==> flow/design.v <==
module	DFF(
	clk,
	rstn,
	D,
	Q
);
parameter	datawidth=14;
input	wire	clk;
input	wire	rstn;
input	wire[datawidth-1:0]	D;
output	reg[datawidth-1:0]	Q;
always@(posedge clk or negedge rstn)
begin
	if(~rstn)	Q<='d0;
	else	Q<=D;
end
endmodule
module posedge_detection (
   input  clk,
   input  rstn,
   input  in,
   output out
);
reg r_data_in0;
reg r_data_in1;
assign out = ~r_data_in0 & r_data_in1;
always@(posedge clk or negedge rstn)
begin
	if (!rstn)
	begin
		r_data_in0 <= 0;
		r_data_in1 <= 0;
	end
	else
	begin
		r_data_in0 <= r_data_in1;
		r_data_in1 <= in;
	end
end
endmodule
module shift_9 #(parameter data_width = 14)(
    input [data_width-1:0] din,
	input rstn,clk,
	output wire [data_width-1:0] dout
	);
	reg [data_width-1:0] t0,t1,t2,t3,t4,t5,t6;
	reg [data_width-1:0] t7,t8;
	always@(posedge clk or negedge rstn)
	begin
	  if(~rstn) begin
	    t0 <= 0; t1 <= 0; t2 <= 0; t3 <= 0; t4 <= 0;
	    t5 <= 0; t6 <= 0; t7 <= 0; t8 <= 0;end
	  else begin
	    t0 <= din;
	    t1 <= t0; t2 <= t1; t3 <= t2; t4 <= t3;
	    t5 <= t4; t6 <= t5; t7 <= t6; t8 <= t7;
	  end
	end
	assign dout = t8;
endmodule
module mod_add(
	in1,
	in2,
	_p,
	out
);
input	wire	[14-1:0]	in1;
input	wire	[14-1:0]	in2;
input	wire	[14-1:0]	_p;
output	wire	[14-1:0]	out;
wire	[14:0]	s1;
assign 	s1={1'b0,in1}+{1'b0,in2};
wire	[14:0]	s2;
assign	s2=s1+{1'b0,_p};
assign	out=s2[14]?s2[0+:14]:s1[0+:14];
endmodule
module mod_sub(
	in1,
	in2,
	p,
	out
);
input	wire	[14-1:0]	in1;
input	wire	[14-1:0]	in2;
input	wire	[14-1:0]	p;
output	wire	[14-1:0]	out;
wire	[14:0]	s1;
assign	s1={1'b0,in1}-{1'b0,in2};
wire	[14:0]	s2;
assign	s2={1'b0,p}+s1;
assign	out=s1[14]?s2[0+:14]:s1[0+:14];
endmodule
module old_km(
	input	clk,
	input	rstn,
	input	[14-1:0]in1,
	input	[14-1:0]in2,
	output	[14-1:0]out_L,
	output	[14-1:0]out_H
);
wire	[14/2-1:0]	in1_H;
wire	[14/2-1:0]	in1_L;
assign	in1_H = in1[14/2+:14/2];
assign	in1_L = in1[0+:14/2];
wire	[14/2-1:0]	in2_H;
wire	[14/2-1:0]	in2_L;
assign	in2_H = in2[14/2+:14/2];
assign	in2_L = in2[0+:14/2];
wire	[14-1:0]	p0_D;	 
wire	[14-1:0]	p1_D;	 
wire	[14-1:0]	p0_Q;	 
wire	[14-1:0]	p1_Q;	 
assign	p0_D=in1_L*in2_L;
assign	p1_D=in1_H*in2_H;
DFF #(.datawidth(14)) dff_p0(.clk(clk), .rstn(rstn), .D(p0_D), .Q(p0_Q));
DFF #(.datawidth(14)) dff_p1(.clk(clk), .rstn(rstn), .D(p1_D), .Q(p1_Q));
wire	[2*14-1:0]	p01_D;	 
wire	[2*14-1:0]	p01_Q;	 
assign	p01_D=(in1_L+in1_H)*(in2_L+in2_H);
DFF #(.datawidth(2*14)) dff_p01(.clk(clk), .rstn(rstn), .D(p01_D), .Q(p01_Q));
wire	[2*14-1:0]	s1_D;	 
wire	[2*14-1:0]	s2_D;	 
wire	[2*14-1:0]	s1_Q;	 
wire	[2*14-1:0]	s2_Q;	 
wire	[2*14-1:0]	out;
assign	s1_D={p1_Q,p0_Q};
assign	s2_D=(p01_Q+(~p1_Q+1'b1)+(~p0_Q+1'b1))<<(14/2);
DFF #(.datawidth(2*14)) dff_s1(.clk(clk), .rstn(rstn), .D(s1_D), .Q(s1_Q));
DFF #(.datawidth(2*14)) dff_s2(.clk(clk), .rstn(rstn), .D(s2_D), .Q(s2_Q));
assign	out=s1_Q+s2_Q;
assign	out_L=out[0+:14];
assign	out_H=out[14+:14];
endmodule
module km_mm(
	input	clk,
	input	rstn,
	input	[14-1:0]in1,
	input	[14-1:0]in2,
	input	[14-1:0]mu,
	input	[14-1:0]p,
	input	[14-1:0]_p,
	output	[14-1:0]out
);
wire	[14-1:0]	mu_Q;
wire	[14-1:0]	mu_QQ;
DFF #(.datawidth(14)) dff_mu1(.clk(clk), .rstn(rstn), .D(mu), .Q(mu_Q));
DFF #(.datawidth(14)) dff_mu2(.clk(clk), .rstn(rstn), .D(mu_Q), .Q(mu_QQ));
wire	[14-1:0]	p_Q;
wire	[14-1:0]	p_QQ;
wire	[14-1:0]	p_QQQ;
wire	[14-1:0]	p_QQQQ;
DFF #(.datawidth(14)) dff_p1(.clk(clk), .rstn(rstn), .D(p), .Q(p_Q));
DFF #(.datawidth(14)) dff_p2(.clk(clk), .rstn(rstn), .D(p_Q), .Q(p_QQ));
DFF #(.datawidth(14)) dff_p3(.clk(clk), .rstn(rstn), .D(p_QQ), .Q(p_QQQ));
DFF #(.datawidth(14)) dff_p4(.clk(clk), .rstn(rstn), .D(p_QQQ), .Q(p_QQQQ));
wire	[14-1:0]	_p_Q;
wire	[14-1:0]	_p_QQ;
wire	[14-1:0]	_p_QQQ;
wire	[14-1:0]	_p_QQQQ;
wire	[14-1:0]	_p_QQQQQ;
wire	[14-1:0]	_p_QQQQQQ;
DFF #(.datawidth(14)) dff__p1(.clk(clk), .rstn(rstn), .D(_p), .Q(_p_Q));
DFF #(.datawidth(14)) dff__p2(.clk(clk), .rstn(rstn), .D(_p_Q), .Q(_p_QQ));
DFF #(.datawidth(14)) dff__p3(.clk(clk), .rstn(rstn), .D(_p_QQ), .Q(_p_QQQ));
DFF #(.datawidth(14)) dff__p4(.clk(clk), .rstn(rstn), .D(_p_QQQ), .Q(_p_QQQQ));
DFF #(.datawidth(14)) dff__p5(.clk(clk), .rstn(rstn), .D(_p_QQQQ), .Q(_p_QQQQQ));
DFF #(.datawidth(14)) dff__p6(.clk(clk), .rstn(rstn), .D(_p_QQQQQ), .Q(_p_QQQQQQ));
wire	[14-1:0]	T_L;
wire	[14-1:0]	T_H_D;
wire	[14-1:0]	T_H_Q;
wire	[14-1:0]	T_H_QQ;
wire	[14-1:0]	T_H_QQQ;
wire	[14-1:0]	T_H_QQQQ;
DFF #(.datawidth(14)) dff_T_H1(.clk(clk), .rstn(rstn), .D(T_H_D), .Q(T_H_Q));
DFF #(.datawidth(14)) dff_T_H2(.clk(clk), .rstn(rstn), .D(T_H_Q), .Q(T_H_QQ));
DFF #(.datawidth(14)) dff_T_H3(.clk(clk), .rstn(rstn), .D(T_H_QQ), .Q(T_H_QQQ));
DFF #(.datawidth(14)) dff_T_H4(.clk(clk), .rstn(rstn), .D(T_H_QQQ), .Q(T_H_QQQQ));
wire	[14-1:0]	c;
wire	[14-1:0]	tmp;
wire	carry_D;
wire	carry_Q;
wire	carry_QQ;
wire	carry_QQQ;
wire	carry_QQQQ;
assign	carry_D=(|T_L);
DFF #(.datawidth(14)) dff_carry1(.clk(clk), .rstn(rstn), .D(carry_D), .Q(carry_Q));
DFF #(.datawidth(14)) dff_carry2(.clk(clk), .rstn(rstn), .D(carry_Q), .Q(carry_QQ));
DFF #(.datawidth(14)) dff_carry3(.clk(clk), .rstn(rstn), .D(carry_QQ), .Q(carry_QQQ));DFF #(.datawidth(14)) dff_carry4(.clk(clk), .rstn(rstn), .D(carry_QQQ), .Q(carry_QQQQ));
old_km old_km1(
	.clk(clk),
	.rstn(rstn),
	.in1(in1),
	.in2(in2),
	.out_L(T_L),
	.out_H(T_H_D)
);
old_km old_km2(
	.clk(clk),
	.rstn(rstn),
	.in1(T_L),
	.in2(mu_QQ),
	.out_L(c),
	.out_H()
);
old_km old_km3(
	.clk(clk),
	.rstn(rstn),
	.in1(c),
	.in2(p_QQQQ),
	.out_L(),
	.out_H(tmp)
);
mod_add ma(
	.in1(T_H_QQQQ+carry_QQQQ),
	.in2(tmp),
	._p(_p_QQQQQQ),
	.out(out)
);
endmodule
module bfu_v1(	
    input	clk,
	input	rstn,
	input	[14-1:0]in1,
	input	[14-1:0]in2,
	input	[14-1:0]gamma,	 
	input	op,
	input	[14-1:0]p,
	input	[14-1:0]_p,
	input	[14-1:0]mu,		 
	output	[14-1:0]out1,
	output	[14-1:0]out2
);
wire    [14-1:0]mux_mm1_in1_D;
wire    [14-1:0]mux_mm1_in1_Q;
wire    [14-1:0]mm1_out_D;
wire    [14-1:0]mm1_out_Q;
wire    [14-1:0]ms1_out;
assign  mux_mm1_in1_D = op?ms1_out:in2;
DFF #(.datawidth(14)) dff_muxmm1in1_1(.clk(clk), .rstn(rstn), .D(mux_mm1_in1_D), .Q(mux_mm1_in1_Q));
wire    [14-1:0]gamma_Q;
DFF #(.datawidth(14)) dff_gamma_1(.clk(clk), .rstn(rstn), .D(gamma), .Q(gamma_Q));
km_mm	mm1(.clk(clk), .rstn(rstn), .in1(mux_mm1_in1_Q), .in2(gamma_Q), .mu(mu), .p(p), ._p(_p), .out(mm1_out_D));
DFF #(.datawidth(14)) dff_mm1out_1(.clk(clk), .rstn(rstn), .D(mm1_out_D), .Q(mm1_out_Q));
wire    [14-1:0]in1_Q;
wire    [14-1:0]in1_QQ;
wire    [14-1:0]in1_QQQ;
wire    [14-1:0]in1_QQQQ;
wire    [14-1:0]in1_QQQQQ;
wire    [14-1:0]in1_QQQQQQ;
wire    [14-1:0]in1_QQQQQQQ;
wire    [14-1:0]in1_QQQQQQQQ;
DFF #(.datawidth(14)) dff_in1_1(.clk(clk), .rstn(rstn), .D(in1),            .Q(in1_Q));
DFF #(.datawidth(14)) dff_in1_2(.clk(clk), .rstn(rstn), .D(in1_Q),          .Q(in1_QQ));
DFF #(.datawidth(14)) dff_in1_3(.clk(clk), .rstn(rstn), .D(in1_QQ),         .Q(in1_QQQ));
DFF #(.datawidth(14)) dff_in1_4(.clk(clk), .rstn(rstn), .D(in1_QQQ),        .Q(in1_QQQQ));
DFF #(.datawidth(14)) dff_in1_5(.clk(clk), .rstn(rstn), .D(in1_QQQQ),       .Q(in1_QQQQQ));
DFF #(.datawidth(14)) dff_in1_6(.clk(clk), .rstn(rstn), .D(in1_QQQQQ),      .Q(in1_QQQQQQ));
DFF #(.datawidth(14)) dff_in1_7(.clk(clk), .rstn(rstn), .D(in1_QQQQQQ),     .Q(in1_QQQQQQQ));
DFF #(.datawidth(14)) dff_in1_8(.clk(clk), .rstn(rstn), .D(in1_QQQQQQQ),    .Q(in1_QQQQQQQQ));
wire    [14-1:0]in2_Q;
wire    [14-1:0]in2_QQ;
wire    [14-1:0]in2_QQQ;
wire    [14-1:0]in2_QQQQ;
wire    [14-1:0]in2_QQQQQ;
wire    [14-1:0]in2_QQQQQQ;
wire    [14-1:0]in2_QQQQQQQ;
wire    [14-1:0]in2_QQQQQQQQ;
DFF #(.datawidth(14)) dff_in2_1(.clk(clk), .rstn(rstn), .D(in2),            .Q(in2_Q));
DFF #(.datawidth(14)) dff_in2_2(.clk(clk), .rstn(rstn), .D(in2_Q),          .Q(in2_QQ));
DFF #(.datawidth(14)) dff_in2_3(.clk(clk), .rstn(rstn), .D(in2_QQ),         .Q(in2_QQQ));
DFF #(.datawidth(14)) dff_in2_4(.clk(clk), .rstn(rstn), .D(in2_QQQ),        .Q(in2_QQQQ));
DFF #(.datawidth(14)) dff_in2_5(.clk(clk), .rstn(rstn), .D(in2_QQQQ),       .Q(in2_QQQQQ));
DFF #(.datawidth(14)) dff_in2_6(.clk(clk), .rstn(rstn), .D(in2_QQQQQ),      .Q(in2_QQQQQQ));
DFF #(.datawidth(14)) dff_in2_7(.clk(clk), .rstn(rstn), .D(in2_QQQQQQ),     .Q(in2_QQQQQQQ));
DFF #(.datawidth(14)) dff_in2_8(.clk(clk), .rstn(rstn), .D(in2_QQQQQQQ),    .Q(in2_QQQQQQQQ));
wire    [14-1:0]mux_ma1_in2;
wire    [14-1:0]ma1_out;
assign  mux_ma1_in2 = op?in2_QQQQQQQQ:mm1_out_Q;
mod_add ma1(.in1(in1_QQQQQQQQ), .in2(mux_ma1_in2), ._p(_p), .out(ma1_out));
wire    [14-1:0]mux_ms1_in1;
wire    [14-1:0]mux_ms1_in2;
assign  mux_ms1_in1 = op?in2:in1_QQQQQQQQ;
assign  mux_ms1_in2 = op?in1:mm1_out_Q;
mod_sub ms1(.in1(mux_ms1_in1), .in2(mux_ms1_in2), .p(p), .out(ms1_out));
assign  out1 = ma1_out;
assign  out2 = op?mm1_out_Q:ms1_out;
endmodule
module ntt_bfu
(
    input                   clk,
    input                   rstn,
    input  [14-1:0] in1,
    input  [14-1:0] in2,
    input  [14-1:0] gamma,
    input                   op,
    output [14-1:0] out1,
    output [14-1:0] out2
);
bfu_v1 bfu1(.clk(clk), .rstn(rstn), .in1(in1), .in2(in2),
            .gamma(gamma), .op(op), .p('d12289), ._p('d1073729535), .mu('d922759167),
            .out1(out1), .out2(out2));
endmodule
==> reports on ntt_bfu <==
== Reports on ntt_bfu ==
Each step is given for the RTL above and for the edited RTL.
"unedited" refers to lines of the RTL above, "edited" to lines of the edited file.
"change" is "edited" less "unedited", of the values as shown; "relative change" is that difference over "unedited", in percent.
Cell names lack the library's common part.
A cell with - has no value.

* Top module: ntt_bfu
* Clock port: clk
* Standard-cell library: sky130hd
* Corner: tt_025C_1v80

== The edit ==
Unified diff, file above to edited file.
This change comes from a script, not from a designer. The edited design behaves differently; no optimisation was intended.

<pre>
@@ -264,5 +264,5 @@
 wire    [14-1:0]in2_QQQQQ;
 wire    [14-1:0]in2_QQQQQQ;
-wire    [14-1:0]in2_QQQQQQQ;
+wire    [14-2:0]in2_QQQQQQQ;
 wire    [14-1:0]in2_QQQQQQQQ;
 DFF #(.datawidth(14)) dff_in2_1(.clk(clk), .rstn(rstn), .D(in2),            .Q(in2_Q));
</pre>

== Word level ==
Source: Yosys, flattened and elaborated, memories not mapped. Widths are those after wreduce; folded enables and synchronous resets count as part of the registers. Registers that Yosys merges into a memory's read port (data or address) are not register bits. Print and check cells do not count.

{| class="wikitable"
|+ Word-level totals
! element !! unedited !! edited !! change !! relative change (%)
|-
| flip-flop bits (word level) || 567 || 559 || -8 || -1.41
|-
| bits of input ports || 45 || 45 || 0 || 0.00
|}

{| class="wikitable"
|+ Cells by class
! element !! unedited !! edited !! change !! relative change (%)
|-
| mux-type cells || 8 || 8 || 0 || 0.00
|-
| reduce/logical cells || 1 || 1 || 0 || 0.00
|-
| bitwise logic cells || 6 || 6 || 0 || 0.00
|-
| add/subtract/negate cells || 28 || 28 || 0 || 0.00
|-
| multipliers || 9 || 9 || 0 || 0.00
|}

{| class="wikitable"
|+ Operator list
! kind !! unedited !! edited !! change !! relative change (%)
|-
| 14-bit two-way mux || 8 || 8 || 0 || 0.00
|-
| 7-bit by 7-bit adder with 8-bit output || 5 || 5 || 0 || 0.00
|-
| 21-bit by 1-bit adder with 21-bit output (second input constant) || 4 || 4 || 0 || 0.00
|-
| 21-bit adder || 4 || 4 || 0 || 0.00
|-
| 7-bit by 7-bit multiplier with 14-bit output || 3 || 3 || 0 || 0.00
|-
| 14-bit inverter with 21-bit output || 3 || 3 || 0 || 0.00
|-
| 14-bit by 14-bit adder with 15-bit output || 2 || 2 || 0 || 0.00
|-
| 28-bit adder || 2 || 2 || 0 || 0.00
|-
| 7-bit by 1-bit adder with 7-bit output (second input constant) || 2 || 2 || 0 || 0.00
|-
| 7-bit adder || 2 || 2 || 0 || 0.00
|-
| 8-bit by 8-bit multiplier with 16-bit output || 2 || 2 || 0 || 0.00
|-
| 7-bit inverter || 2 || 2 || 0 || 0.00
|-
| 1-bit by 7-bit adder with 8-bit output || 1 || 1 || 0 || 0.00
|-
| 14-bit by 1-bit adder with 14-bit output || 1 || 1 || 0 || 0.00
|-
| 14-bit adder || 1 || 1 || 0 || 0.00
|-
| 14-bit adder (first input constant) || 1 || 1 || 0 || 0.00
|-
| 15-bit by 12-bit adder with 15-bit output || 1 || 1 || 0 || 0.00
|-
| 15-bit by 12-bit adder with 15-bit output (second input constant) || 1 || 1 || 0 || 0.00
|-
| 7-bit by 1-bit multiplier with 8-bit output || 1 || 1 || 0 || 0.00
|-
| 7-bit by 2-bit multiplier with 9-bit output || 1 || 1 || 0 || 0.00
|-
| 7-bit by 7-bit multiplier with 7-bit output || 1 || 1 || 0 || 0.00
|-
| 8-bit by 8-bit multiplier with 7-bit output || 1 || 1 || 0 || 0.00
|-
| 8-bit inverter with 21-bit output || 1 || 1 || 0 || 0.00
|-
| 14-bit OR reduction || 1 || 1 || 0 || 0.00
|-
| 14-bit by 14-bit subtractor with 15-bit output || 1 || 1 || 0 || 0.00
|}

== Depth ==
Longest topological path by Yosys (ltp), each cell counted once; first at word level (registers and memories cut), then after technology mapping (sequential cells cut; the memories' decode and read muxes count).

{| class="wikitable"
|+ Logic depth
! element !! unedited !! edited !! change !! relative change (%)
|-
| word-level depth || 5 || 5 || 0 || 0.00
|-
| ABC_AREA || 0 || 0 || - || -
|-
| mapped depth || 27 || 27 || 0 || 0.00
|-
| mapped depth without buffers || 27 || 27 || 0 || 0.00
|}

== Mapped cells and area ==
Yosys stat after the flow's synthesis: flattened, memories mapped to cells. It holds for the ABC_AREA given above (unset counts as 0); a run with the other value may have another netlist.

{| class="wikitable"
|+ Synthesis totals
! element !! unedited !! edited !! change !! relative change (%)
|-
| sequential area (µm²) || 13212.7 || 13012.5 || -200.2 || -1.52
|-
| standard cells after synthesis || 2681 || 2670 || -11 || -0.41
|-
| mapped flip-flops || 528 || 520 || -8 || -1.52
|-
| mapped area (µm²) || 30344.1 || 30148.9 || -195.2 || -0.64
|-
| buffers || 25 || 24 || -1 || -4.00
|}

{| class="wikitable"
|+ Cells by type
! cell type !! unedited !! edited !! change !! relative change (%)
|-
| nor2_1 || 172 || 151 || -21 || -12.21
|-
| o21a_1 || 27 || 13 || -14 || -51.85
|-
| a21oi_1 || 133 || 146 || +13 || +9.77
|-
| dfrtp_1 || 528 || 520 || -8 || -1.52
|-
| nand3_1 || 25 || 33 || +8 || +32.00
|-
| nand2b_1 || 18 || 26 || +8 || +44.44
|-
| or2_2 || 12 || 20 || +8 || +66.67
|-
| mux2_1 || 8 || 0 || -8 || -100.00
|-
| and3_1 || 13 || 20 || +7 || +53.85
|-
| mux2_2 || 33 || 39 || +6 || +18.18
|-
| o21ai_1 || 6 || 0 || -6 || -100.00
|-
| nand4_1 || 4 || 10 || +6 || +150.00
|-
| nor3_1 || 40 || 35 || -5 || -12.50
|-
| o2111ai_1 || 9 || 4 || -5 || -55.56
|-
| o311ai_0 || 1 || 6 || +5 || +500.00
|-
| nand2_1 || 141 || 137 || -4 || -2.84
|-
| and2_1 || 72 || 68 || -4 || -5.56
|-
| xor2_1 || 65 || 69 || +4 || +6.15
|}

The list need not be complete.
The figures by module come from a second, unflattened synthesis with its own total; it is not the netlist above.

{| class="wikitable"
|+ Unflattened totals
! element !! unedited !! edited !! change !! relative change (%)
|-
| cell total of the unflattened synthesis || 4624 || 4625 || +1 || +0.02
|-
| area total of the unflattened synthesis (µm²) || 52386.5 || 52390.2 || +3.7 || +0.01
|}

Rows give one instance, submodules left out.

{| class="wikitable"
|+ Modules, unedited
! module !! seq. area (µm²) !! times used !! area (µm²) !! cells
|-
| old_km || 0.0 || 3 || 8119.0 || 1017
|-
| DFF #(datawidth=14) || 350.3 || 45 || 350.3 || 14
|-
| DFF #(datawidth=28) || 700.7 || 9 || 700.7 || 28
|-
| mod_add || 0.0 || 2 || 1506.4 || 186
|-
| mod_sub || 0.0 || 1 || 1443.9 || 195
|-
| bfu_v1 || 0.0 || 1 || 1202.4 || 78
|-
| km_mm || 0.0 || 1 || 291.5 || 44
|-
| ntt_bfu || 0.0 || 1 || 7.5 || 2
|}

{| class="wikitable"
|+ Modules, edited
! module !! seq. area (µm²) !! times used !! area (µm²) !! cells
|-
| old_km || 0.0 || 3 || 8119.0 || 1017
|-
| DFF #(datawidth=14) || 350.3 || 45 || 350.3 || 14
|-
| DFF #(datawidth=28) || 700.7 || 9 || 700.7 || 28
|-
| mod_add || 0.0 || 2 || 1506.4 || 186
|-
| mod_sub || 0.0 || 1 || 1443.9 || 195
|-
| bfu_v1 || 0.0 || 1 || 1206.2 || 79
|-
| km_mm || 0.0 || 1 || 291.5 || 44
|-
| ntt_bfu || 0.0 || 1 || 7.5 || 2
|}

== Timing after synthesis ==
Path of least setup slack by OpenSTA after synthesis, without wires, with an ideal clock, recovery checks aside; 20% of the period is set as input and as output delay. Where synthesis merged equal registers, the netlist keeps one of their names.

{| class="wikitable"
|+ Timing path post-synthesis
! element !! unedited !! edited !! change !! relative change (%)
|-
| path kind || input to output || input to output || - || -
|-
| start point || input op || input op || - || -
|-
| end point || output out1[10] || output out1[7] || - || -
|-
| data arrival time (ps) || 4969 || 5089 || +120 || +2.41
|-
| external output delay (ps) || 1300 || 1300 || 0 || 0.00
|-
| path delay (ps) || 3669 || 3789 || +120 || +3.27
|-
| clock period (ps) || 6500 || 6500 || 0 || 0.00
|-
| buffers on the path || 2 || 3 || +1 || +50.00
|-
| launch time at the first pin (ps) || 1300 || 1300 || 0 || 0.00
|-
| path slack (ps) || 231 || 111 || -120 || -
|-
| stages on the path || 15 || 16 || +1 || +6.67
|-
| external input delay (ps) || 1300 || 1300 || 0 || 0.00
|-
| synthesis period reached (ps) || 6269 || 6389 || +120 || +1.91
|}

"path delay" = arrival - input delay + setup time.
A path that ends at an output port has no setup time.
"stages on the path": output pins that drive a net of the path, with the launching flip-flop's if there is one; two outputs of one cell count as two.
"synthesis period reached" = period - worst setup slack (recovery checks aside). The figure is calculated, with input and output delays left at 20% of the set period.
Between the ends stands the longest chain of elaborated cells between them, by number of cells; it is not shown to be the way that was timed. Of several equally long chains one is given.
Each line given opens the expression or statement behind the cell; cells for indexed reads and writes are added by Yosys, which also makes memories of some case tables.

On the way, post-synthesis, unedited:
* Cells stage by stage: clkbuf_1 -> clkbuf_1 -> nand2b_1 -> nand2_1 -> ha_1 -> fa_1 -> a211oi_1 -> o21ai_1 -> a221o_1 -> a21o_1 -> xor2_1 -> o311ai_2 -> xor2_2 -> or4_1 -> xor2_1
* Cells in the longest elaborated chain: 4

{| class="wikitable"
|+ Ends and longest elaborated chain, post-synthesis, unedited
! element !! line !! RTL
|-
| start: declaration || 295 || <nowiki>input                   op,</nowiki>
|-
| 14-bit two-way mux || 278 || <nowiki>assign  mux_ma1_in2 = op?in2_QQQQQQQQ:mm1_out_Q;</nowiki>
|-
| 14-bit by 14-bit adder with 15-bit output || 72 || <nowiki>assign s1={1'b0,in1}+{1'b0,in2};</nowiki>
|-
| 15-bit by 12-bit adder with 15-bit output || 74 || <nowiki>assign s2=s1+{1'b0,_p};</nowiki>
|-
| 14-bit two-way mux || 75 || <nowiki>assign out=s2[14]?s2[0+:14]:s1[0+:14];</nowiki>
|-
| end: declaration || 296 || <nowiki>output [14-1:0] out1,</nowiki>
|}

On the way, post-synthesis, edited:
* Cells stage by stage: clkbuf_1 -> clkbuf_1 -> nand2b_1 -> nand2_1 -> ha_1 -> fa_1 -> a21oi_1 -> o2bb2ai_1 -> or3_1 -> a2111o_1 -> or4b_4 -> o211ai_2 -> xnor2_1 -> buf_6 -> nand4_1 -> xnor2_1
* Cells in the longest elaborated chain: 4

{| class="wikitable"
|+ Ends and longest elaborated chain, post-synthesis, edited
! element !! line !! RTL
|-
| start: declaration || 295 || <nowiki>input                   op,</nowiki>
|-
| 14-bit two-way mux || 278 || <nowiki>assign  mux_ma1_in2 = op?in2_QQQQQQQQ:mm1_out_Q;</nowiki>
|-
| 14-bit by 14-bit adder with 15-bit output || 72 || <nowiki>assign s1={1'b0,in1}+{1'b0,in2};</nowiki>
|-
| 15-bit by 12-bit adder with 15-bit output || 74 || <nowiki>assign s2=s1+{1'b0,_p};</nowiki>
|-
| 14-bit two-way mux || 75 || <nowiki>assign out=s2[14]?s2[0+:14]:s1[0+:14];</nowiki>
|-
| end: declaration || 296 || <nowiki>output [14-1:0] out1,</nowiki>
|}

== Path in the finished layout ==
From the final timing report of each run of pair A: the path of least setup slack in the routed layout; clock arrival at registers is part of the times.
The path's times are printed in steps of 10 ps; the period is the one set.

{| class="wikitable"
|+ Timing path after layout
! element !! unedited !! edited !! change !! relative change (%)
|-
| path kind || input to output || input to output || - || -
|-
| start point || input op || input in1[0] || - || -
|-
| end point || output out1[12] || output out2[13] || - || -
|-
| external output delay (ps) || 1280 || 1280 || 0 || 0.00
|-
| path slack (ps) || 100 || 130 || +30 || -
|-
| clock period (ps) || 6400 || 6400 || 0 || 0.00
|-
| launch time at the first pin (ps) || 1280 || 1280 || 0 || 0.00
|-
| external input delay (ps) || 1280 || 1280 || 0 || 0.00
|-
| stages on the path || 14 || 17 || +3 || +21.43
|-
| data arrival time (ps) || 5020 || 4990 || -30 || -0.60
|-
| buffers on the path || 4 || 3 || -1 || -25.00
|}

Between the ends stands the longest chain of elaborated cells between them, by number of cells; it is not shown to be the way that was timed. Of several equally long chains one is given.

On the way, after layout, unedited:
* Cells stage by stage: buf_4 -> mux2_2 -> ha_1 -> and3_4 -> a2111oi_4 -> xnor2_2 -> nor4_4 -> o2111ai_2 -> buf_4 -> buf_4 -> or3_1 -> mux2_2 -> a22o_1 -> clkdlybuf4s50_1
* Cells in the longest elaborated chain: 4

{| class="wikitable"
|+ Ends and longest elaborated chain, after layout, unedited
! element !! line !! RTL
|-
| start: declaration || 295 || <nowiki>input                   op,</nowiki>
|-
| 14-bit two-way mux || 278 || <nowiki>assign  mux_ma1_in2 = op?in2_QQQQQQQQ:mm1_out_Q;</nowiki>
|-
| 14-bit by 14-bit adder with 15-bit output || 72 || <nowiki>assign s1={1'b0,in1}+{1'b0,in2};</nowiki>
|-
| 15-bit by 12-bit adder with 15-bit output || 74 || <nowiki>assign s2=s1+{1'b0,_p};</nowiki>
|-
| 14-bit two-way mux || 75 || <nowiki>assign out=s2[14]?s2[0+:14]:s1[0+:14];</nowiki>
|-
| end: declaration || 296 || <nowiki>output [14-1:0] out1,</nowiki>
|}

On the way, after layout, edited:
* Cells stage by stage: clkdlybuf4s50_1 -> nand2_1 -> nand2_1 -> ha_1 -> inv_1 -> fa_2 -> a21o_1 -> a221oi_2 -> buf_4 -> nand2_1 -> a21o_1 -> a211oi_2 -> nand4_1 -> o21ai_1 -> xnor2_1 -> mux2_2 -> clkdlybuf4s50_1
* Cells in the longest elaborated chain: 5

{| class="wikitable"
|+ Ends and longest elaborated chain, after layout, edited
! element !! line !! RTL
|-
| start: declaration || 292 || <nowiki>input  [14-1:0] in1,</nowiki>
|-
| 14-bit two-way mux || 283 || <nowiki>assign  mux_ms1_in2 = op?in1:mm1_out_Q;</nowiki>
|-
| 14-bit by 14-bit subtractor with 15-bit output || 88 || <nowiki>assign s1={1'b0,in1}-{1'b0,in2};</nowiki>
|-
| 14-bit adder || 90 || <nowiki>assign s2={1'b0,p}+s1;</nowiki>
|-
| 14-bit two-way mux || 91 || <nowiki>assign out=s1[14]?s2[0+:14]:s1[0+:14];</nowiki>
|-
| 14-bit two-way mux || 286 || <nowiki>assign  out2 = op?mm1_out_Q:ms1_out;</nowiki>
|-
| end: declaration || 297 || <nowiki>output [14-1:0] out2</nowiki>
|}

== Measured runs ==
Runs of the flow (Yosys, OpenROAD) on both versions; the two runs of a pair have the same settings. The constraints put input and output delay at 20% of the set period each and load the outputs with 0.01 pF.

Flow settings, pair A:
* CORE_UTILIZATION: 40
* PLACE_DENSITY: 0.6
* period_ns: 6.4
* CAP_MARGIN: 20
* CORE_MARGIN: 2
* SLEW_MARGIN: 20

{| class="wikitable"
|+ Results, pair A
! element !! unedited !! edited !! change !! relative change (%)
|-
| chip area after synthesis (Yosys) (µm²) || 30344.1 || 30148.9 || -195.2 || -0.64
|-
| total negative slack on setup checks (ps) || 0 || 0 || 0 || -
|-
| period achieved (ps) || 6303 || 6270 || -33 || -0.52
|-
| worst hold slack in the final report (ps) || 306 || 311 || +5 || -
|-
| smallest setup slack (ps) || 97 || 130 || +33 || -
|-
| utilization (%) || 47.2 || 47.0 || -0.2 || -
|-
| area of the die (µm²) || 78078.3 || 77584.5 || -493.8 || -0.63
|}

Flow settings, pair B:
* CAP_MARGIN: 40
* CELL_PAD_IN_SITES_DETAIL_PLACEMENT: 1
* CORE_UTILIZATION: 44
* CTS_CLUSTER_DIAMETER: 48
* GPL_TIMING_DRIVEN: 0
* HOLD_SLACK_MARGIN: -0.05
* MAX_ROUTING_LAYER: met4
* PLACE_DENSITY_LB_ADDON: 0.1
* TNS_END_PERCENT: 40
* period_ns: 4.99
* CORE_MARGIN: 2
* SLEW_MARGIN: 20

{| class="wikitable"
|+ Results, pair B
! element !! unedited !! edited !! change !! relative change (%)
|-
| chip area after synthesis (Yosys) (µm²) || 30344.1 || 30148.9 || -195.2 || -0.64
|-
| total negative slack on setup checks (ps) || -14881 || -16149 || -1268 || -
|-
| period achieved (ps) || 5994 || 5836 || -158 || -2.64
|-
| worst hold slack in the final report (ps) || 333 || 322 || -11 || -
|-
| smallest setup slack (ps) || -1004 || -846 || +158 || -
|-
| utilization (%) || 54.6 || 55.1 || +0.5 || -
|-
| area of the die (µm²) || 71080.9 || 70631.0 || -449.9 || -0.63
|}

"period achieved" means the clock period less the worst setup slack. The figure is calculated, with input and output delays left at 20% of the set period.
